==> flow/design.v <==
module alu (Output, CarryOut, zero, overflow, negative, BussA, BussB, ALUControl);
	input [31:0] BussA, BussB;
	input [1:0] ALUControl;
	output zero, overflow, negative, CarryOut;
	wire neg;
	output [31:0] Output;
	reg [31:0] Output;
	wire [31:0] CARRYOUT;
	wire[31:0] AddSubOut, XOROut;
	wire SLTOut;
	wire subtract;
	or (subtract, ALUControl[0], ALUControl[1]);
	assign CarryOut = CARRYOUT[31];
	wire muxOut;
	mux2to1 t1 (.in0(BussB[0]),.in1(~BussB[0]),.s(subtract),.out(muxOut));
	adder  f1 (.a(BussA[0]),.b(muxOut),.cin(subtract),.cout(CARRYOUT[0]),.s(AddSubOut[0]));
	genvar i;
	generate 
	for(i = 1; i < 32; i++) begin : eachAdder
			wire mOut;
			mux2to1 tm (.in0(BussB[i]),.in1(~BussB[i]),.s(subtract),.out(mOut));
			adder  fA (.a(BussA[i]),.b(mOut),.cin(CARRYOUT[i-1]),.cout(CARRYOUT[i]),.s(AddSubOut[i]));
		end
	endgenerate
	xor(overflow, CARRYOUT[31], CARRYOUT[30]);
	assign neg = AddSubOut[31];
	genvar j;
	generate
	for (j = 0; j < 32; j++) begin: eachXOR
			xor(XOROut[j], BussA[j], BussB[j]);
		end
	endgenerate
	xor (SLTOut, overflow, neg); 
	wire [3:0][31:0] outputArray;  
	assign outputArray[0] = AddSubOut;
	assign outputArray[1] = XOROut;
	assign outputArray[2] = AddSubOut;
	assign outputArray[3] = {{31{1'b0}}, SLTOut};
	mux32_4to32 m1(.in(outputArray),.s(ALUControl),.out(Output));
	assign negative = Output[31];
	genvar k;
   wire [30:0] rOut;
	or(rOut[0],Output[1],Output[0]);
	generate 
	for (k = 2; k < 32; k++) begin: eachor	
			or o1(rOut[k-1],rOut[k-2],Output[k]);
		end
	endgenerate
	not n1(zero,rOut[30]);
endmodule 
module adder(a,b,cin,cout,s);
	input a,b,cin;
	output cout,s;
	wire s1,c1,c2,c3;
	xor(s1,a,b);
	xor(s,cin,s1);
	and(c1,a,b);
	and(c2,b,cin);
	and(c3,a,cin);
	or(cout,c1,c2,c3);
endmodule 
module adder32 (Op1,Op2,Sum);
	input [29:0] Op1;
	input [29:0] Op2;
	output[29:0] Sum;	
	reg [29:0] CARRYOUT;
	adder  f1 (.a(Op1[0]),.b(Op2[0]),.cin(1'b0),.cout(CARRYOUT[0]),.s(Sum[0]));
	genvar i;
	generate 
	for(i = 1; i < 30; i++) begin : eachAdder
			wire mOut;
			adder  fA (.a(Op1[i]),.b(Op2[i]),.cin(CARRYOUT[i-1]),.cout(CARRYOUT[i]),.s(Sum[i]));
		end
	endgenerate
endmodule 
module mux2to1 (in0,in1, s,out);
	input  in0,in1;	
	input s;
	output out;
	wire [1:0] inOut;
	wire sNot;
	not (sNot, s);
	and a1 (inOut[0], in0, sNot);
	and a2 (inOut[1], in1, s);
	or o1 (out, inOut[0], inOut[1]);
endmodule
module f2oMux (in,s,out);
	input [3:0]in;
	input [1:0] s;    
	output out;
  wire aOut1, aOut2,aOut3,aOut4;
	and a1(aOut1,s[1],s[0],in[3]);
	and a2(aOut2,s[1],~s[0],in[2]);
	and a3(aOut3,~s[1],s[0],in[1]);
	and a4(aOut4,~s[1],~s[0],in[0]);
	or o1(out,aOut1,aOut2,aOut3,aOut4);
endmodule 
module s2oMux(in,s,out);
	input [15:0]in;
	input [3:0] s;
	reg [3:0] Output;	  
	output out;
	f2oMux m0 (in[3:0], s[1:0],Output[0]);
	f2oMux m1 (in[7:4], s[1:0],Output[1]);
	f2oMux m2 (in[11:8], s[1:0],Output[2]);
	f2oMux m3 (in[15:12], s[1:0],Output[3]);
	f2oMux m4 (Output, s[3:2],out);
endmodule 
module mux30_2to1(Input0, Input1, s,Out);
	input [29:0] Input0;
	input [29:0] Input1;
	input s;
	output [29:0] Out;
	genvar i;
	generate 
		for (i = 0; i<30; i++) begin: eachMux
			mux2to1 m2(.in0(Input0[i]),.in1(Input1[i]),.s(s),.out(Out[i]));
		end
	endgenerate 
endmodule
module mux32_2to1(Input0, Input1, s,Out);
	input [31:0] Input0;
	input [31:0] Input1;
	input s;
	output [31:0] Out;
	genvar i;
	generate 
		for (i = 0; i<32; i++) begin: eachMux
			mux2to1 m2(.in0(Input0[i]),.in1(Input1[i]),.s(s),.out(Out[i]));
		end
	endgenerate 
endmodule
module t2oMux (in,s,out);
	input [31:0] in;
	input [4:0] s;
	reg [1:0] Output;
	output out;
	s2oMux s0(in[15:0],s[3:0],Output[0]);
	s2oMux s1(in[31:16],s[3:0],Output[1]);
	reg aOut1,aOut2;
	and(aOut1,Output[1],s[4]);
	and(aOut2,Output[0],~s[4]);
	or o1(out,aOut1,aOut2);
endmodule 
module mux32_4to32(in,s,out);
	input reg[3:0][31:0]in;
	output [31:0]out;
	input [1:0] s;  
	wire  [31:0][3:0] tempArr;  
	genvar row, colm;
	generate
		for(row = 0; row < 4; row++) begin : eachR
			for(colm = 0; colm < 32; colm++) begin : eachS
				buf R(tempArr[colm][row], in[row][colm]);
			end
		end
	endgenerate
	genvar i;
	generate
		for(i = 0; i < 32; i++) begin : eachM
			f2oMux t0 (tempArr[i],s,out[i]);
		end
	endgenerate
endmodule 
module t2t2tot2Mux(arr,s,out);
	input reg[31:0][31:0]arr;
	output [31:0]out;
	input [4:0] s;  
	wire  [31:0][31:0] tempArr;  
	genvar row, colm;
	generate
		for(row = 0; row < 32; row++) begin : eachR
			for(colm = 0; colm < 32; colm++) begin : eachS
				buf R(tempArr[colm][row], arr[row][colm]);
			end
		end
	endgenerate
	genvar i;
	generate
		for(i = 0; i < 32; i++) begin : eachM
			t2oMux t0 (tempArr[i],s,out[i]);
		end
	endgenerate
endmodule 
module PipelineRegister (in, out, clk, reset);
	output reg [31:0] out;
	input [31:0] in;
	input reset, clk;
	always @(posedge clk)
	if (reset)
		out <= 32'b0;
	else
		out <= in;
endmodule
module PipelineImm (in, out, clk, reset);
	output reg [15:0] out;
	input [15:0] in;
	input reset, clk;
	always @(posedge clk)
	if (reset)
		out <= 16'b0;
	else
		out <= in;
endmodule
module PipelineExecute (in, out, clk, reset);
	output reg [9:0] out;
	input [9:0] in;
	input reset, clk;
	always @(posedge clk)
	if (reset)
		out <= 10'b0;
	else
		out <= in;
endmodule
module PipelineMemory (in, out, clk, reset);
	output reg [7:0] out;
	input [7:0] in;
	input reset, clk;
	always @(posedge clk)
	if (reset)
		out <= 8'b0;
	else
		out <= in;
endmodule
module PipelineWrite (in, out, clk, reset);
	output reg [5:0] out;
	input [5:0] in;
	input reset, clk;
	always @(posedge clk)
	if (reset)
		out <= 6'b0;
	else
		out <= in;
endmodule
module PipelineRegControls (in, out, clk, reset);
	output reg [19:0] out;
	input [19:0] in;
	input reset, clk;
	always @(posedge clk)
	if (reset)
		out <= 20'b0;
	else
		out <= in;
endmodule
module PipelineControls (in, out, clk, reset);
	output reg [10:0] out;
	input [10:0] in;
	input reset, clk;
	always @(posedge clk)
	if (reset)
		out <= 11'b0;
	else
		out <= in;
endmodule
module regfile (ReadData1, ReadData2, WriteData, ReadRegister1, ReadRegister2, WriteRegister, RegWrite, clk);
	input [4:0] ReadRegister1, ReadRegister2, WriteRegister;
	input RegWrite, clk;
	input [31:0] WriteData;
	output [31:0] ReadData1, ReadData2;	
	wire reset = 0;
	wire [31:0] SelectRegister;
	wire [31:0][31:0] routReg;
	wire [31:0] rawData1, rawData2;
	decoder5to32 d1(.in(WriteRegister), .out(SelectRegister), .enable(RegWrite));
	assign routReg[0] = 32'b0;
	genvar i;
	generate 
		for (i = 1;i <32;i++) begin: eachReg32
			reg32 register(.in(WriteData),.out(routReg[i]),.decoderOut(SelectRegister[i]),.reset(reset), .clk(clk));
		end
	endgenerate
   t2t2tot2Mux mux1(.arr(routReg),.s(ReadRegister1),.out(rawData1));
	t2t2tot2Mux mux2(.arr(routReg),.s(ReadRegister2),.out(rawData2));
	assign ReadData1 = (RegWrite && WriteRegister == ReadRegister1 && ReadRegister1 != 5'b00000) ? WriteData : rawData1;
	assign ReadData2 = (RegWrite && WriteRegister == ReadRegister2 && ReadRegister2 != 5'b00000) ? WriteData : rawData2;
endmodule
module reg32 (in, out, decoderOut,reset, clk);
	input reset,clk;
	input decoderOut;   
	input [31:0] in;  
	output reg [31:0] out;
	reg [31:0] d;
	genvar i;
	generate 
		for (i = 0;i <32;i++) begin: eachDff
			mux2to1 m1 (.in0(out[i]), .in1(in[i]),.s(decoderOut),.out(d[i]));
			D_FF dFF(.q(out[i]), .d(d[i]),.reset(reset), .clk(clk));
		end
	endgenerate
endmodule
 module D_FF (q, d, reset, clk);
	output reg q;
	input d, reset, clk;
	always @(posedge clk)
	if (reset)
		q <= 0;  
	else
		q <= d;  
endmodule
module decoder2to4 (in, out, enable);
	input [1:0] in;
	input enable;
	output [3:0]out;
	wire [1:0] notOut;
	not n1(notOut[1], in[1]);
	not n2(notOut[0], in[0]);
	and a0(out[0], enable, notOut[0], notOut[1]);
	and a1(out[1], enable, in[0], notOut[1]);
	and a2(out[2], enable, notOut[0], in[1]);
	and a3(out[3], enable, in[0], in[1]);
endmodule
module decoder3to8 (in,out,enable);
	input [2:0] in;
	input enable;
	output [7:0]out;
	wire [2:0] notOut;
	not n1(notOut[2], in[2]);
	not n2(notOut[1], in[1]);
	not n3(notOut[0], in[0]);
	and a0(out[0], enable, notOut[0], notOut[1], notOut[2]);
	and a1(out[1], enable, in[0], notOut[1],notOut[2]);
	and a2(out[2], enable, notOut[0], in[1],notOut[2]);
	and a3(out[3], enable, in[0], in[1], notOut[2]);
	and a4(out[4], enable, notOut[0],notOut[1],in[2]);
	and a5(out[5], enable, in[0],notOut[1],in[2]);
	and a6(out[6], enable, notOut[0], in[1], in[2]);
	and a7(out[7], enable, in[0], in[1], in[2]);
endmodule
module decoder5to32 (in, out, enable);
	input [4:0] in;
	input enable;
	output [31:0] out;
	wire [3:0] enableOut;
	decoder3to8 d1 (in[2:0], out[7:0], enableOut[0]);
	decoder3to8 d2 (in[2:0], out[15:8], enableOut[1]);
	decoder3to8 d3 (in[2:0], out[23:16], enableOut[2]);
	decoder3to8 d4 (in[2:0], out[31:24], enableOut[3]);
	decoder2to4 d5 (in[4:3], enableOut, enable);
endmodule
module Control (Instr, RegDst, WriteRegister, ALUSrc, MemToReg, RegWr, MemWr, Branch, 
						Jump, JR, ALUCntrl, ZeroExt, Rs, Rt, Rd, xRs, xRt, Imm16, TargetInstr);
	input [31:0] Instr;
	reg [5:0] Funct;
	reg [5:0] Opcode;
	output reg RegDst, ALUSrc, MemToReg, RegWr, MemWr, Branch, JR, ZeroExt, xRs, xRt;
	output reg Jump;
	output reg [1:0] ALUCntrl;
	output reg [4:0] Rs, Rt, Rd, WriteRegister;
	output reg [15:0] Imm16;
	output reg [25:0] TargetInstr;
	assign Rs = Instr[25:21];	
	assign Rt = Instr[20:16];
	assign Rd = Instr[15:11];
	assign Imm16 = Instr[15:0];
	assign TargetInstr = Instr[25:0];
	always @(*) begin
		Funct = Instr[5:0];
		Opcode = Instr[31:26];
		RegDst = 0;
		WriteRegister = 5'b00000;
		ALUSrc = 0;
		MemToReg = 0;
		RegWr = 0;
		MemWr = 0;
		Branch = 0;
		Jump = 0;
		ALUCntrl = 2'b00;
		JR = 0;
		ZeroExt = 0;
		xRs = 0;
		xRt = 0;
		if (Opcode == 6'b000000) begin
			case (Funct)
				6'b100000  : begin 
								 RegDst = 1;
								 WriteRegister = Rd; 
								 RegWr = 1; 
								 ALUCntrl = 2'b00;
							 end  
				6'b100010  : begin 
								 RegDst = 1; 
								 WriteRegister = Rd;
								 RegWr = 1;
								 ALUCntrl = 2'b10;
							 end  
				6'b001000  : begin
								 Jump = 1; 
								 JR = 1; 
								 xRt = 1; 
							 end  
				6'b101010  : begin 
								 RegDst = 1; 
								 WriteRegister = Rd;
								 RegWr = 1; 
								 ALUCntrl = 2'b11;
							 end  
				default;
			endcase
		end
		case (Opcode)
			6'b100011  : begin
							 WriteRegister = Rt;
							 ALUSrc = 1; 
							 MemToReg = 1; 
							 RegWr = 1; 
							 ALUCntrl = 2'b00;
							 xRt = 1; 
						 end  
			6'b101011  : begin 
							 ALUSrc = 1; 
							 MemWr = 1; 
							 ALUCntrl = 2'b00;
						 end  
			6'b000101  : begin 
							 Branch = 1; 
							 ALUCntrl = 2'b10;
						 end  
			6'b001110  : begin 
							 WriteRegister = Rt;
							 ALUSrc = 1; 
							 RegWr = 1; 
							 ALUCntrl = 2'b01;
							 ZeroExt = 1; 
							 xRt = 1;
						 end  
			6'b000010  : begin 
							 Jump = 1; 
							 JR = 0; 
							 xRs = 1;
							 xRt = 1; 
						 end  
			default;
		endcase
	end
endmodule
module Forward (Rs, Rt, xRs, xRt, PortA, PortB, DataA, DataB, ALUData, MemData, ForwardA, ForwardB);
	input xRs, xRt;
	input [4:0] Rs, Rt, PortA, PortB;
	input [31:0] DataA, DataB, ALUData, MemData;
	output reg [31:0] ForwardA, ForwardB;
	always @(*) begin
		if (Rs == 5'b00000)
			ForwardA = DataA;
		else if (Rs == PortA && !xRs)
			ForwardA = ALUData;
		else if (Rs == PortB && !xRs)
			ForwardA = MemData;
		else 
			ForwardA = DataA;
	end
	always @(*) begin
		if (Rt == 5'b00000)
			ForwardB = DataB;
		else if (Rt == PortA && !xRt)
			ForwardB = ALUData;
		else if (Rt == PortB && !xRt)
			ForwardB = MemData;
		else 
			ForwardB = DataB;
	end
endmodule
module AcceleratedBranch (DataA, DataB, Zero);
	input [31:0] DataA, DataB;
	output reg Zero;
	wire [31:0] Equivalency;
	wire [7:0] Equiv;
	wire [1:0] ZeroTest;
	assign Equivalency = DataA ^ DataB;
	always @(*) begin
		case(Equivalency)
			32'b0 : Zero = 1;
			default : Zero = 0;
		endcase
	end
endmodule
module CheckBranch (Opcode, AccBranch);
	input [5:0] Opcode;
	output AccBranch;
	wire [5:0] Branch;
	assign Branch = 6'b000101;
	wire [5:0] Cmp;
	genvar i;
	generate
		for (i = 0; i < 6; i++) begin : eachXor
			xor each_xor(Cmp[i], Opcode[i], Branch[i]);
		end
	endgenerate
	nor n(AccBranch, Cmp[0], Cmp[1], Cmp[2], Cmp[3], Cmp[4], Cmp[5]);
endmodule
module FetchUnit(Branch, Zero, Jump, JR, TargetInstr, Regrs, Imm16, Instr, Address, InstrIn, clk, reset);
	input Branch,Zero,JR, Jump, clk,reset;
	input [15:0] Imm16;
	input [25:0] TargetInstr;
	input [31:0] Regrs;
	output [31:0] Instr;	
	output [31:0] Address;
	input [31:0] InstrIn;
	wire [29:0] PC;
	wire [29:0] temp_PC;
	wire [29:0] Jumpaddress; 
	wire bez;
	and a1(bez, Branch, ~Zero);
	wire [29:0] immExtened; 
	wire [29:0] pcNew;
	assign Address[1:0] = 2'b0;
	mux30_2to1 mBez(.Input0({29'b0,1'b1}),.Input1({{14{Imm16[15]}},Imm16[15:0]}),
						 .s(bez),.Out(immExtened));
	adder32 ad1(.Op1(PC),.Op2(immExtened),.Sum(pcNew));
	mux30_2to1 mBJr(.Input0({PC[29:26], TargetInstr[25:0]}),
	                .Input1(Regrs[31:2]),.s(JR),.Out(Jumpaddress));
	mux30_2to1 mJump(.Input0(pcNew),.Input1(Jumpaddress),
						  .s(Jump),.Out(temp_PC));
   genvar i;
	generate
		for ( i = 0; i<30;i++) begin: eachDFF
			D_FF d(.q(PC[i]),.d(temp_PC[i]),.reset(reset),.clk(clk));
		end
	endgenerate
	assign Address [31:2] = PC[29:0]; 
	assign Instr = InstrIn;
endmodule 
module MIPS(clk, reset, imem_addr, imem_data, dmem_addr, dmem_wdata, dmem_we, dmem_rdata);
	input clk, reset;
	output [31:0] imem_addr;
	input [31:0] imem_data;
	output [31:0] dmem_addr, dmem_wdata;
	output dmem_we;
	input [31:0] dmem_rdata;
	wire [31:0] Instr;
	wire RegDst, ALUSrc, MemToReg, RegWr, MemWr, Branch, Jump, JR, ZeroExt, xRt, xRs, AccZero, AccBranch;
	wire [1:0] ALUCntrl;
	wire [4:0] Rs, Rt, Rd, WriteRegister;
	wire [31:0] WriteData;
	wire [31:0] ReadData1, ReadData2;
	wire [31:0] BussB;
	wire zero, overflow, CarryOut, negative;
	wire [15:0] Imm16;
	wire [31:0] Extended;
	wire [25:0] TargetInstr;
	wire [31:0] ForwardA, ForwardB;
	wire [31:0] p_Instr;
	wire [15:0] p_Imm16;
	wire p_AccBranch;
	wire ex_MemToReg, ex_RegWr, ex_MemWr;
	wire [1:0] ex_ALUCntrl;
	wire [4:0] ex_WriteRegister;
	wire [15:0] ex_Imm16;
	wire [31:0] ex_ReadData1, ex_ReadData2, ex_BussB;
	wire [31:0] ex_ALUOut;	
	wire mem_MemToReg, mem_RegWr, mem_MemWr;
	wire [4:0] mem_WriteRegister;
	wire [31:0] mem_ReadData2;
	wire [31:0] mem_ALUOut, mem_MemOut;
	wire wr_RegWr;
	wire [4:0] wr_WriteRegister;
	wire [31:0] wr_WriteData;
	FetchUnit Fetch1(.Branch(p_AccBranch), .Zero(AccZero), .Jump(Jump), .JR(JR), .TargetInstr(TargetInstr), 
						  .Regrs(ForwardA), .Imm16(p_Imm16), .Instr, .Address(imem_addr), .InstrIn(imem_data), .clk, .reset);
	CheckBranch CheckAccBranch(.Opcode(Instr[31:26]), .AccBranch);
   PipelineRegister InstrReg (.in(Instr), .out(p_Instr), .clk, .reset);
   PipelineImm Imm16Reg (.in(Instr[15:0]), .out(p_Imm16), .clk, .reset);
	D_FF BranchReg (.q(p_AccBranch), .d(AccBranch),.reset, .clk);
	regfile reg1(.ReadData1, .ReadData2, .WriteData(wr_WriteData), 
			  .ReadRegister1(Rs), .ReadRegister2(Rt), .WriteRegister(wr_WriteRegister),
			  .RegWrite(wr_RegWr), .clk(clk));
	Control cntrl (.Instr(p_Instr), .RegDst, .WriteRegister, .ALUSrc, .MemToReg, .RegWr, .MemWr, .Branch, 
						.Jump, .JR, .ALUCntrl, .ZeroExt, .Rs, .Rt, .Rd, .xRs, .xRt, .Imm16, .TargetInstr);
	Extend Ext1(.Imm16, .Extended, .Ext(ZeroExt));
	mux32_2to1 alusrc(.Input0(ForwardB),.Input1(Extended),.s(ALUSrc),.Out(BussB));
	Forward forCntrl (.Rs, .Rt, .xRs, .xRt, .PortA(ex_WriteRegister), .PortB(mem_WriteRegister), .DataA(ReadData1), 
							.DataB(ReadData2), .ALUData(ex_ALUOut), .MemData(WriteData), .ForwardA, .ForwardB);
	AcceleratedBranch BranchZero (.DataA(ForwardA), .DataB(ForwardB), .Zero(AccZero));
	PipelineRegister ReadReg1 (.in(ForwardA), .out(ex_ReadData1), .clk, .reset);
	PipelineRegister ReadReg2 (.in(ForwardB), .out(ex_ReadData2), .clk, .reset);
	PipelineRegister ALUBBussB (.in(BussB), .out(ex_BussB), .clk, .reset);
	PipelineExecute PipeExe (.in({MemToReg, RegWr, MemWr, ALUCntrl, WriteRegister}),
										 .out({ex_MemToReg, ex_RegWr, ex_MemWr, ex_ALUCntrl,
												ex_WriteRegister}), .clk, .reset);
	alu alu1(.Output(ex_ALUOut), .CarryOut, .zero, .overflow,
		 .negative, .BussA(ex_ReadData1), .BussB(ex_BussB), .ALUControl(ex_ALUCntrl));
	PipelineRegister ExeALUOut (.in(ex_ALUOut), .out(mem_ALUOut), .clk, .reset);
	PipelineRegister ExeDataB (.in(ex_ReadData2), .out(mem_ReadData2), .clk, .reset);
	PipelineMemory PipeMem (.in({ex_MemToReg, ex_RegWr, ex_MemWr, ex_WriteRegister}),
									.out({mem_MemToReg, mem_RegWr, mem_MemWr, mem_WriteRegister}), .clk, .reset);
   assign dmem_addr = mem_ALUOut;
   assign dmem_wdata = mem_ReadData2;
   assign dmem_we = mem_MemWr;
   assign mem_MemOut = dmem_rdata;
	mux32_2to1 mem2reg(.Input0(mem_ALUOut),.Input1(mem_MemOut), .s(mem_MemToReg),.Out(WriteData));
	PipelineRegister WriteReg (.in(WriteData), .out(wr_WriteData), .clk, .reset);
	PipelineWrite PipeWr (.in({mem_RegWr, mem_WriteRegister}), 
								 .out({wr_RegWr, wr_WriteRegister}), .clk, .reset);
endmodule
module Extend (Imm16, Extended, Ext);
	input [15:0] Imm16;
	input Ext;
	output reg [31:0] Extended;
	reg [31:0] SE, ZE;
	assign SE[31:0] = {{16{Imm16[15]}},Imm16[15:0]};
	assign ZE[31:0] = {16'b0,Imm16[15:0]};
	always @(*) begin
		case (Ext)
			0 : Extended = SE;
		   1 : Extended = ZE;
			default;
		endcase
	end
endmodule
* Tool chain data of MIPS
The steps from the RTL of MIPS to its reports follow in flow order. Lines are those of the file above, counted from 1. Operators carry their Yosys type and port widths (W data, S select, Z words). Library cell names are shortened. The mark - stands for no value.
Design: design top MIPS, clock clk, cell library sky130hd, library corner tt_025C_1v80

* After elaboration
Counts by Yosys on the flattened word-level netlist (proc, flatten, opt, wreduce; memories kept). Register bits leave out memories and registers merged into their read ports (data or address); mux counts leave out enables and synchronous resets folded into registers. Print and check cells are left out. Cells with the same type and inputs are merged into one.
Bit counts: register bits 1287, bits in read-only memories 0, output and inout port bits 97, memories 0, elaborated cells 9904, RAM bits 0, clocked read ports x word width 0, input port bits 66, bits in latches 0
Operators by class: shifts and indexed selects 0, mux-type cells 29, bitwise gates (word level) 8805, add/sub/neg operators 0, equality and inequality tests 15, multipliers 0, div/mod/pow operators 0, reductions and logical operators 21, order comparisons 0
Operator list (number):
- $and A1 B1 Y1 | 5296
- $or A1 B1 Y1 | 3260
- $mux W32 | 8
- $xor A1 B1 Y1 | 157
- $not A1 Y1 | 91
- $pmux W32 S2 | 1
- $xor A32 B32 Y32 | 1
- $logic_not A32 Y1 | 1
- $eq A5 B5 Y1 | 6
- $eq A6 B6 Y1 const B | 5
- $mux W5 | 3
- $mux W1 | 14
- $eq A6 B4 Y1 const B | 2
- $logic_not A5 Y1 | 2
- $reduce_bool A5 Y1 | 2
- $reduce_or A3 Y1 | 3
- $logic_and A1 B1 Y1 | 8
- $eq A6 B2 Y1 const B | 1
- $eq A6 B3 Y1 const B | 1
- $logic_not A6 Y1 | 1
- $pmux W2 S3 | 1
- $reduce_or A2 Y1 | 2
- $pmux W2 S2 | 1
- $logic_not A1 Y1 | 2
- $mux W2 | 1

* Longest topological paths
Longest topological path by Yosys (ltp), each cell counted once; first at word level (registers and memories cut), then after technology mapping (sequential cells cut; the memories' decode and read muxes count).
Logic depth: depth after elaboration 203, ABC_AREA 0, gate-level depth with buffers 85, gate-level depth less buffers 81

* Netlist
The flow's flattened synthesis, as Yosys stat reports it; memories are mapped. The netlist is that of the ABC_AREA named above (0 if unset); the other value can give another one. The area totals of this step are shown rounded.
Mapped netlist: mapped area 60100 um2, sequential area 35400 um2, buffer cells 356, cells in the netlist 4013, flip-flop cells 1271
Cell types:
- edfxtp_1 | number 992, area in all 2.98E+04 um2
- mux4_2 | number 371, area in all 8.36E+03 um2
- dfxtp_1 | number 279, area in all 5.59E+03 um2
- mux2i_1 | number 255, area in all 2.55E+03 um2
- fa_1 | number 58, area in all 1.16E+03 um2
- nor2_1 | number 307, area in all 1.15E+03 um2
- mux2_2 | number 81, area in all 912.125 um2
- buf_4 | number 121, area in all 908.371 um2
- nor2b_1 | number 120, area in all 750.72 um2
- a221oi_1 | number 77, area in all 674.397 um2
- nand2_1 | number 176, area in all 660.634 um2
- a22oi_1 | number 82, area in all 615.59 um2
- xnor2_1 | number 70, area in all 613.088 um2
- a21oi_1 | number 113, area in all 565.542 um2
- o22ai_1 | number 81, area in all 506.736 um2
- xor2_1 | number 53, area in all 464.195 um2
- clkbuf_1 | number 123, area in all 461.693 um2
- o21ai_0 | number 73, area in all 365.35 um2
Other cell types: 71; their cells: 581. By module: a second synthesis without flattening, with its own total; a netlist apart from the flattened one above.
Second synthesis, totals: cells (unflattened synthesis) 5192, area (unflattened synthesis) 82200 um2
Rows give one instance, submodules left out.
Modules:
- D_FF | times used 1023, seq. area 20.0 um2, cells 2, area 33.8 um2
- mux2to1 | times used 1178, seq. area 0.0 um2, cells 1, area 15.0 um2
- f2oMux | times used 672, seq. area 0.0 um2, cells 1, area 22.5 um2
- PipelineRegister | times used 7, seq. area 641 um2, cells 67, area 863 um2
- Forward | times used 1, seq. area 0.0 um2, cells 194, area 1810 um2
- adder | times used 62, seq. area 0.0 um2, cells 1, area 20.0 um2
- regfile | times used 1, seq. area 0.0 um2, cells 91, area 1140 um2
- t2oMux | times used 64, seq. area 0.0 um2, cells 1, area 15.0 um2
- Control | times used 1, seq. area 0.0 um2, cells 104, area 749 um2
- alu | times used 1, seq. area 0.0 um2, cells 80, area 508 um2
- PipelineImm | times used 1, seq. area 320 um2, cells 33, area 464 um2
- decoder3to8 | times used 4, seq. area 0.0 um2, cells 8, area 96.3 um2
- AcceleratedBranch | times used 1, seq. area 0.0 um2, cells 43, area 347 um2
- FetchUnit | times used 1, seq. area 0.0 um2, cells 37, area 277 um2
Further modules, not shown: 15.

* Path before layout
Path of least setup slack by OpenSTA after synthesis, without wires, with an ideal clock, recovery checks aside; 20% of the period is set as input and as output delay. Where synthesis merged equal registers, the netlist keeps one of their names.
Path post-synthesis: kind register to register, start point register PipeExe.out[5], end point register (no name shown), data arrival time 25616 ps, slack -1749 ps, library setup time 133 ps, required time 23867 ps, driving pins on the path 82, path buffers 4, period 24000 ps, launch time at the first pin 0 ps, delay of the path 25749 ps, period reached after synthesis 25749 ps
"delay of the path" = arrival - input delay + setup time. "driving pins on the path": output pins that drive a net of the path, with the launching flip-flop's if there is one; two outputs of one cell count as two. "period reached after synthesis" is the clock period less the worst setup slack; recovery checks do not enter. This is arithmetic on one report: input and output delays are still those of the set period (20% each).
Between the ends, post-synthesis: cell sequence dfxtp_1 > clkbuf_1 > clkbuf_1 > clkbuf_1 > nor2_1 > buf_1 > xor2_1 > fa_1 > fa_1 > inv_1 > fa_1 > fa_1 > fa_1 > fa_1 > fa_1 > fa_1 > fa_1 > fa_1 > [46 not listed] > inv_1 > fa_1 > fa_1 > fa_1 > fa_1 > fa_1 > fa_1 > fa_1 > fa_1 > fa_1 > fa_1 > fa_1 > fa_1 > fa_1 > fa_1 > xnor2_1 > a2111oi_0 > nor3b_1
RTL lines, path post-synthesis:
- from (decl) | RTL line 206 | output reg [9:0] out;
- from (assign) | RTL line 211 | out <= 10'b0;
- from (assign) | RTL line 213 | out <= in;
No chain of elaborated cells between the ends is given.

* Timing after layout
From the final timing report of flow run A: the path of least setup slack in the routed layout; clock arrival at registers is part of the times. The report prints the path's times to 10 ps; the period is as set.
Path post-layout: kind register to register, start point register PipeExe.out[5], end point register (no name shown), required time 24360 ps, data arrival time 23890 ps, driving pins on the path 78, period 23700 ps, slack 470 ps, path buffers 1, library setup time 120 ps, launch time at the first pin 780 ps
Between the ends, post-layout: cell sequence dfxtp_2 > nor2_4 > xor2_2 > fa_2 > fa_1 > inv_1 > fa_2 > fa_2 > fa_2 > fa_2 > fa_2 > fa_2 > fa_2 > fa_2 > fa_2 > fa_2 > fa_2 > fa_2 > [42 not listed] > inv_2 > fa_2 > fa_2 > fa_2 > fa_2 > fa_2 > fa_2 > fa_2 > fa_2 > fa_2 > fa_2 > fa_2 > fa_2 > fa_2 > fa_2 > xnor2_1 > nand4_1 > nor3b_1
RTL lines, path post-layout:
- from (decl) | RTL line 206 | output reg [9:0] out;
- from (assign) | RTL line 211 | out <= 10'b0;
- from (assign) | RTL line 213 | out <= in;
No chain of elaborated cells between the ends is given.

==> results <==
Module MIPS, platform sky130hd: 6 stored runs of the flow (Yosys, OpenROAD) with differing settings, in no particular order. Input and output delays are each 20% of the period that was set; the output load is 0.01 pF.
"achieved clock period" = clock period - worst setup slack. The figure is calculated, with input and output delays left at 20% of the set period.
By "worst setup path time" is meant the share of the clock period that the worst setup path is allowed (20% is reserved at inputs, 20% at outputs), minus its slack. Clock arrival times at its registers enter into it.
"power" rests on the timing tool's default activity at the inputs, not on a simulated workload.
"worst setup path time" is known to 10 ps.
The measured numbers are rounded.
[flow run A] settings: CORE_UTILIZATION=40, period_ns=23.7, CAP_MARGIN=20, CORE_MARGIN=2, SLEW_MARGIN=20
[flow run A] result: chip area after synthesis (Yosys) 60100 um2, die area 153000 um2, standard-cell area of the final layout 68800 um2, utilization 46.0%, worst setup slack after layout 472 ps, total negative slack 0 ps, worst hold slack 434 ps, power 5.48 mW, achieved clock period 23228 ps, worst setup path time 23230 ps, worst setup path kind register to register
[flow run B] settings: CAP_MARGIN=35, CORE_UTILIZATION=40, CTS_CLUSTER_SIZE=86, GPL_ROUTABILITY_DRIVEN=1, PLACE_DENSITY_LB_ADDON=0.03, SLEW_MARGIN=15, period_ns=24.0, CORE_MARGIN=2
[flow run B] result: chip area after synthesis (Yosys) 60100 um2, die area 153000 um2, standard-cell area of the final layout 69700 um2, utilization 46.7%, worst setup slack after layout 700 ps, total negative slack 0 ps, worst hold slack 432 ps, power 5.51 mW, achieved clock period 23300 ps, worst setup path time 23300 ps, worst setup path kind register to register
[flow run C] settings: CAP_MARGIN=15, CORE_ASPECT_RATIO=0.87, CORE_UTILIZATION=67, GPL_ROUTABILITY_DRIVEN=1, PLACE_DENSITY_LB_ADDON=0.08, SETUP_SLACK_MARGIN=4.55, SLEW_MARGIN=40, period_ns=16.9, CORE_MARGIN=2
[flow run C] result: chip area after synthesis (Yosys) 60100 um2, die area 92100 um2, standard-cell area of the final layout 69600 um2, utilization 78.3%, worst setup slack after layout -6210 ps, total negative slack -57800 ps, worst hold slack 438 ps, power 7.54 mW, achieved clock period 23110 ps, worst setup path time 23110 ps, worst setup path kind register to register
[flow run D] settings: CORE_UTILIZATION=40, period_ns=18.2, CAP_MARGIN=20, CORE_MARGIN=2, SLEW_MARGIN=20
[flow run D] result: chip area after synthesis (Yosys) 60100 um2, die area 153000 um2, standard-cell area of the final layout 69800 um2, utilization 46.7%, worst setup slack after layout -4810 ps, total negative slack -35400 ps, worst hold slack 432 ps, power 7.18 mW, achieved clock period 23014 ps, worst setup path time 23010 ps, worst setup path kind register to register
[flow run E] settings: CORE_UTILIZATION=40, CTS_CLUSTER_SIZE=86, GPL_ROUTABILITY_DRIVEN=0, PLACE_DENSITY_LB_ADDON=0.03, period_ns=24.0, CAP_MARGIN=20, CORE_MARGIN=2, SLEW_MARGIN=20
[flow run E] result: chip area after synthesis (Yosys) 60100 um2, die area 153000 um2, standard-cell area of the final layout 69300 um2, utilization 46.3%, worst setup slack after layout 691 ps, total negative slack 0 ps, worst hold slack 426 ps, power 5.55 mW, achieved clock period 23309 ps, worst setup path time 23310 ps, worst setup path kind register to register
[flow run F] settings: ABC_AREA=1, CAP_MARGIN=0, CELL_PAD_IN_SITES_DETAIL_PLACEMENT=1, CELL_PAD_IN_SITES_GLOBAL_PLACEMENT=2, CORE_ASPECT_RATIO=1.84, CORE_MARGIN=5, CORE_UTILIZATION=32, CTS_CLUSTER_DIAMETER=364, CTS_CLUSTER_SIZE=11, GPL_ROUTABILITY_DRIVEN=0, HOLD_SLACK_MARGIN=0.09, MIN_ROUTING_LAYER=met1, period_ns=17.2, SLEW_MARGIN=20
[flow run F] result: chip area after synthesis (Yosys) 64000 um2, die area 210000 um2, standard-cell area of the final layout 73900 um2, utilization 37.2%, worst setup slack after layout -5390 ps, total negative slack -48100 ps, worst hold slack 401 ps, power 7.67 mW, achieved clock period 22590 ps, worst setup path time 22590 ps, worst setup path kind register to register
